==> flow/design.v <==
module multiplier_logic (
    input  wire        clk,
    input  wire        rst_n,
    input  wire [15:0] a,
    input  wire [15:0] b,
    output reg  [31:0] y
);
     reg[15:0] a_r1,a_r2,a_r3;
     reg[15:0] b_r1,b_r2,b_r3;
    wire [31:0] pp [0:15];
    assign pp[0] = b[0] ? (a << 0) : 32'd0;
    assign pp[1] = b[1] ? (a << 1) : 32'd0;
    assign pp[2] = b[2] ? (a << 2) : 32'd0;
    assign pp[3] = b[3] ? (a << 3) : 32'd0;
    assign pp[4] = b[4] ? (a << 4) : 32'd0;
    assign pp[5] = b[5] ? (a << 5) : 32'd0;
    assign pp[6] = b[6] ? (a << 6) : 32'd0;
    assign pp[7] = b[7] ? (a << 7) : 32'd0;
	 assign pp[8] = b[8] ? (a << 8) : 32'd0;
    assign pp[9] = b[9] ? (a << 9) : 32'd0;
    assign pp[10] = b[10] ? (a << 10) : 32'd0;
    assign pp[11] = b[11] ? (a << 11) : 32'd0;
    assign pp[12] = b[12] ? (a << 12) : 32'd0;
	 assign pp[13] = b[13] ? (a << 13) : 32'd0;
    assign pp[14] = b[14] ? (a << 14) : 32'd0;
    assign pp[15] = b[15] ? (a << 15) : 32'd0;
	 reg [31:0] s1_0, s1_1, s1_2, s1_3, s1_4, s1_5, s1_6, s1_7;
    reg [31:0] s2_0, s2_1, s2_2, s2_3;
    reg [31:0] s3_0, s3_1;
    reg [31:0] s4;
    always @(posedge clk) begin
        if (!rst_n) begin
		  a_r1 <= 32'd0;a_r2 <= 32'd0;a_r3<= 32'd0;
		  b_r1 <= 32'd0;b_r2 <= 32'd0;b_r3<= 32'd0;
		      s1_0 <= 32'd0;
				s1_1 <= 32'd0;
				s1_2 <= 32'd0;
				s1_3 <= 32'd0;
				s1_4 <= 32'd0;
				s1_5 <= 32'd0;
				s1_6 <= 32'd0;
				s1_7 <= 32'd0;
				s2_0 <= 32'd0;
				s2_1 <= 32'd0;
				s2_2 <= 32'd0;
				s2_3 <= 32'd0;
				s3_0 <= 32'd0;
				s3_1 <= 32'd0;
            y  <= 32'd0;
            s4 <= 32'd0;
        end else begin
		     a_r1<=a;
           a_r2<=a_r1; 
           a_r3<=a_r2; 
			  b_r1<=b;
			  b_r2<=b_r1;
			  b_r3<=b_r2;
            s1_0 <= pp[0] + pp[1];
            s1_1 <= pp[2] + pp[3];
            s1_2 <= pp[4] + pp[5];
            s1_3 <= pp[6] + pp[7];
            s1_4 <= pp[8] + pp[9];
            s1_5 <= pp[10] + pp[11];
            s1_6 <= pp[12] + pp[13];
            s1_7 <= pp[14] + pp[15];
            s2_0 <= s1_0 + s1_1;
            s2_1 <= s1_2 + s1_3;
            s2_2 <= s1_4 + s1_5;
            s2_3 <= s1_6 + s1_7;
				s3_0  <= s2_0 + s2_1;
				s3_1  <= s2_2 + s2_3;
				s4    <= s3_0 + s3_1; 
            y  <= s4;
        end
    end
endmodule
* Step by step through the tools: multiplier_logic *
The steps from the RTL of multiplier_logic to its reports follow in flow order.
Lines are those of the file above, counted from 1.
A cell with - has no value.

set-up
  top = multiplier_logic
  clock input = clk
  standard-cell library = sky130hd
  corner = tt_025C_1v80

* Word-level counts *
Yosys after proc, flatten, opt, wreduce and memory -nomap, before mapping. Enables and synchronous resets that opt folds into registers are not counted as muxes. Memory bits, and registers merged into a memory's read port (data or address), are not among the register bits. Print and check cells are not counted. Equal cells are merged and count once.

cells by class
  add/sub/neg operators = 15
  mux-type cells = 16

operators with widths
  cell               count
  adder 32 bit       15
  2-to-1 mux 31 bit  1
  2-to-1 mux 30 bit  1
  2-to-1 mux 29 bit  1
  2-to-1 mux 28 bit  1
  2-to-1 mux 27 bit  1
  2-to-1 mux 26 bit  1
  2-to-1 mux 25 bit  1
  2-to-1 mux 24 bit  1
  2-to-1 mux 23 bit  1
  2-to-1 mux 22 bit  1
  2-to-1 mux 21 bit  1
  2-to-1 mux 20 bit  1
  2-to-1 mux 19 bit  1
  2-to-1 mux 18 bit  1
  2-to-1 mux 17 bit  1
  2-to-1 mux 16 bit  1

storage and ports
  flip-flop bits (word level) = 512
  input bits = 34
  output and inout port bits = 32
  word-level cells = 47

* Longest topological paths *
Depth = most cells in a row (Yosys ltp): at word level without a register or memory, in the mapped netlist without a sequential cell, where the memories' decode and read muxes count.

depth
  depth after elaboration = 2
  ABC_AREA = 0
  gate-level depth with buffers = 11
  depth with buffers taken out = 10

* Mapped cells and area *
The flow's flattened synthesis, as Yosys stat reports it; memories are mapped. The netlist is that of the ABC_AREA named above (0 if unset); the other value can give another one.

mapped netlist
  mapped cells = 2475
  cell area after synthesis = 21020.2 um^2
  area of sequential cells = 6826.5 um^2
  flip-flops = 341
  buffer cells = 76

cell types
  cell type                  count  total area (um^2)
  sky130_fd_sc_hd__dfxtp_1   341    6.83E+03
  sky130_fd_sc_hd__ha_1      236    2.95E+03
  sky130_fd_sc_hd__and2_1    335    2095.76
  sky130_fd_sc_hd__nor2_1    271    1.02E+03
  sky130_fd_sc_hd__a21oi_1   179    895.859
  sky130_fd_sc_hd__xnor2_1   91     797.014
  sky130_fd_sc_hd__xor2_1    82     718.189
  sky130_fd_sc_hd__o21ai_0   118    590.566
  sky130_fd_sc_hd__a21o_1    71     533.011
  sky130_fd_sc_hd__nand2_1   131    491.722
  sky130_fd_sc_hd__a211oi_1  42     315.302
  sky130_fd_sc_hd__fa_1      15     300.288
  sky130_fd_sc_hd__inv_1     70     262.752
  sky130_fd_sc_hd__clkbuf_1  69     258.998
  sky130_fd_sc_hd__nand2b_1  37     231.472
  sky130_fd_sc_hd__nor3_1    40     200.192
  sky130_fd_sc_hd__o21bai_1  25     187.68
  sky130_fd_sc_hd__nand3_1   37     185.178

Not listed: further types 58, cells in them 285.

* Timing after synthesis *
Source: OpenSTA report_checks on the synthesized netlist (no wires, ideal clock, input and output delay 20% of the period each), path of least setup slack; recovery checks are left aside. Register names are those of the netlist, which keeps one name where synthesis merged equal registers.

path post-synthesis
  path type = input to register
  start point = input port b[12]
  end point = register s1_6[29]
  clock period = 4.5 ns
  external input delay = 0.900 ns
  library setup time = 0.115 ns
  time at the first pin = 0.900 ns
  data arrival time = 3.185 ns
  required time = 4.385 ns
  setup slack = 1.199 ns
  delay of the path = 2.400 ns
  driving pins on the path = 11
  buffers on the path = 1
  synthesis period reached = 3.301 ns

"delay of the path" is the arrival time less input delay plus setup time.
"driving pins on the path": output pins that drive a net of the path, with the launching flip-flop's if there is one; two outputs of one cell count as two.
"synthesis period reached" = period - worst setup slack (recovery checks aside). The figure is calculated, with input and output delays left at 20% of the set period.
Between the ends stands the longest chain of elaborated cells between them, by number of cells; it is not shown to be the way that was timed. Of several equally long chains one is given.
Each line given opens the expression or statement behind the cell; cells for indexed reads and writes are added by Yosys, which also makes memories of some case tables.

on the way, post-synthesis
  path through = sky130_fd_sc_hd__clkbuf_1 > sky130_fd_sc_hd__and2_1 > sky130_fd_sc_hd__ha_1 > sky130_fd_sc_hd__fa_1 > sky130_fd_sc_hd__a211oi_1 > sky130_fd_sc_hd__o21bai_1 > sky130_fd_sc_hd__a31oi_1 > sky130_fd_sc_hd__o31ai_1 > sky130_fd_sc_hd__o41ai_1 > sky130_fd_sc_hd__o21ai_0 > sky130_fd_sc_hd__and3_1
  cells in the longest elaborated chain = 2
  elaborated cells between the ends (all ways) = 2
  source lines of those cells = 2
  classes of those cells = add/sub: 1; mux: 1

ends and longest elaborated chain, post-synthesis
  element            RTL line  source
  start, declared    5         input  wire [15:0] b,
  2-to-1 mux 28 bit  23        assign pp[12] = b[12] ? (a << 12) : 32'd0;
  adder 32 bit       64        s1_6 <= pp[12] + pp[13];
  end, assigned      41        s1_6 <= 32'd0;
  end, assigned      64
  end, declared      27        reg [31:0] s1_0, s1_1, s1_2, s1_3, s1_4, s1_5, s1_6, s1_7;

* Path in the finished layout *
Path of least setup slack in the final report of job 1 (OpenROAD, finished layout, wires in). Where an end is a register, its clock arrival counts in the times.

path after layout
  path type = input to register
  start point = input port b[9]
  end point = register s1_4[23]
  clock period = 4.5 ns
  external input delay = 0.90 ns
  library setup time = 0.12 ns
  time at the first pin = 0.90 ns
  data arrival time = 4.47 ns
  required time = 4.97 ns
  setup slack = 0.49 ns
  driving pins on the path = 12
  buffers on the path = 2

Between the ends stands the longest chain of elaborated cells between them, by number of cells; it is not shown to be the way that was timed. Of several equally long chains one is given.

on the way, after layout
  path through = sky130_fd_sc_hd__clkdlybuf4s50_1 > sky130_fd_sc_hd__clkbuf_1 > sky130_fd_sc_hd__and2_1 > sky130_fd_sc_hd__ha_1 > sky130_fd_sc_hd__fa_1 > sky130_fd_sc_hd__a21o_1 > sky130_fd_sc_hd__a21oi_1 > sky130_fd_sc_hd__o21ai_0 > sky130_fd_sc_hd__a211oi_1 > sky130_fd_sc_hd__a21oi_1 > sky130_fd_sc_hd__xnor2_1 > sky130_fd_sc_hd__nor2_1
  cells in the longest elaborated chain = 2
  elaborated cells between the ends (all ways) = 2
  source lines of those cells = 2
  classes of those cells = add/sub: 1; mux: 1

ends and longest elaborated chain, after layout
  element            RTL line  source
  start, declared    5         input  wire [15:0] b,
  2-to-1 mux 25 bit  20        assign pp[9] = b[9] ? (a << 9) : 32'd0;
  adder 32 bit       62        s1_4 <= pp[8] + pp[9];
  end, assigned      39        s1_4 <= 32'd0;
  end, assigned      62
  end, declared      27        reg [31:0] s1_0, s1_1, s1_2, s1_3, s1_4, s1_5, s1_6, s1_7;

Stored flow runs of multiplier_logic (6 of them; Yosys, OpenROAD, sky130hd). They differ in their settings and are not a sequence. Constraints: input delay and output delay 20% of the set period each, output load 0.01 pF.
By "worst setup path time (ns)" is meant the share of the clock period that the worst setup path is allowed (20% is reserved at inputs, 20% at outputs), minus its slack. Clock arrival times at its registers enter into it.

settings of job 1
{
  "ABC_AREA": 0,
  "CELL_PAD_IN_SITES_DETAIL_PLACEMENT": 0,
  "CORE_ASPECT_RATIO": 0.54,
  "CORE_MARGIN": 5,
  "GPL_ROUTABILITY_DRIVEN": 0,
  "GPL_TIMING_DRIVEN": 0,
  "MAX_ROUTING_LAYER": "met4",
  "SETUP_SLACK_MARGIN": 0.58,
  "SLEW_MARGIN": 25,
  "TNS_END_PERCENT": 45,
  "period_ns": 4.5,
  "CAP_MARGIN": 20,
  "CORE_UTILIZATION": 40
}
report of job 1
yosys chip area after synthesis (um^2): 21020.2
finish__design__die__area: 57454.5
finish__design__instance__area__stdcell: 23620.2
finish__timing__setup__ws: 0.495
finish__timing__hold__ws: 0.432
worst setup path time (ns): 3.11
worst setup path kind: input to register

settings of job 2
{
  "CELL_PAD_IN_SITES_DETAIL_PLACEMENT": 2,
  "CORE_UTILIZATION": 35,
  "CTS_CLUSTER_DIAMETER": 139,
  "CTS_CLUSTER_SIZE": 85,
  "GPL_ROUTABILITY_DRIVEN": 0,
  "MAX_ROUTING_LAYER": "met5",
  "MIN_ROUTING_LAYER": "met2",
  "PLACE_DENSITY_LB_ADDON": 0.03,
  "SETUP_SLACK_MARGIN": 0.56,
  "SLEW_MARGIN": 40,
  "TNS_END_PERCENT": 35,
  "period_ns": 5.17,
  "CAP_MARGIN": 20,
  "CORE_MARGIN": 2
}
report of job 2
yosys chip area after synthesis (um^2): 21020.2
finish__design__die__area: 62033.4
finish__design__instance__area__stdcell: 23079.6
finish__timing__setup__ws: 1.196
finish__timing__hold__ws: 0.453
worst setup path time (ns): 2.94
worst setup path kind: input to register

settings of job 3
{
  "ABC_AREA": 1,
  "CELL_PAD_IN_SITES_DETAIL_PLACEMENT": 0,
  "CORE_ASPECT_RATIO": 0.54,
  "CORE_MARGIN": 10,
  "GPL_ROUTABILITY_DRIVEN": 1,
  "GPL_TIMING_DRIVEN": 0,
  "MAX_ROUTING_LAYER": "met4",
  "MIN_ROUTING_LAYER": "met2",
  "PLACE_DENSITY": 0.81,
  "SETUP_SLACK_MARGIN": 0.26,
  "SLEW_MARGIN": 15,
  "TNS_END_PERCENT": 45,
  "period_ns": 3.66,
  "CAP_MARGIN": 20,
  "CORE_UTILIZATION": 40
}
report of job 3
yosys chip area after synthesis (um^2): 24156.9
finish__design__die__area: 71091.3
finish__design__instance__area__stdcell: 26779.4
finish__timing__setup__ws: 0.393
finish__timing__hold__ws: 0.407
worst setup path time (ns): 2.53
worst setup path kind: input to register

settings of job 4
{
  "ABC_AREA": 1,
  "CELL_PAD_IN_SITES_DETAIL_PLACEMENT": 0,
  "CORE_ASPECT_RATIO": 1.73,
  "CORE_MARGIN": 10,
  "GPL_ROUTABILITY_DRIVEN": 1,
  "GPL_TIMING_DRIVEN": 0,
  "MAX_ROUTING_LAYER": "met4",
  "MIN_ROUTING_LAYER": "met2",
  "PLACE_DENSITY": 0.81,
  "SETUP_SLACK_MARGIN": 0.08,
  "SLEW_MARGIN": 15,
  "TNS_END_PERCENT": 45,
  "period_ns": 3.66,
  "CAP_MARGIN": 20,
  "CORE_UTILIZATION": 40
}
report of job 4
yosys chip area after synthesis (um^2): 24156.9
finish__design__die__area: 70993.7
finish__design__instance__area__stdcell: 26639.3
finish__timing__setup__ws: 0.216
finish__timing__hold__ws: 0.411
worst setup path time (ns): 2.71
worst setup path kind: input to register

settings of job 5
{
  "CAP_MARGIN": 15,
  "CORE_UTILIZATION": 30,
  "CTS_CLUSTER_DIAMETER": 243,
  "PLACE_DENSITY_LB_ADDON": 0.18,
  "period_ns": 4.5,
  "CORE_MARGIN": 2,
  "SLEW_MARGIN": 20
}
report of job 5
yosys chip area after synthesis (um^2): 21020.2
finish__design__die__area: 72199.7
finish__design__instance__area__stdcell: 24218.2
finish__timing__setup__ws: 0.765
finish__timing__hold__ws: 0.429
worst setup path time (ns): 2.83
worst setup path kind: input to register

settings of job 6
{
  "period_ns": 4.5,
  "CAP_MARGIN": 20,
  "CORE_MARGIN": 2,
  "CORE_UTILIZATION": 40,
  "SLEW_MARGIN": 20
}
report of job 6
yosys chip area after synthesis (um^2): 21020.2
finish__design__die__area: 54400.9
finish__design__instance__area__stdcell: 23911.7
finish__timing__setup__ws: 0.775
finish__timing__hold__ws: 0.425
worst setup path time (ns): 2.82
worst setup path kind: input to register
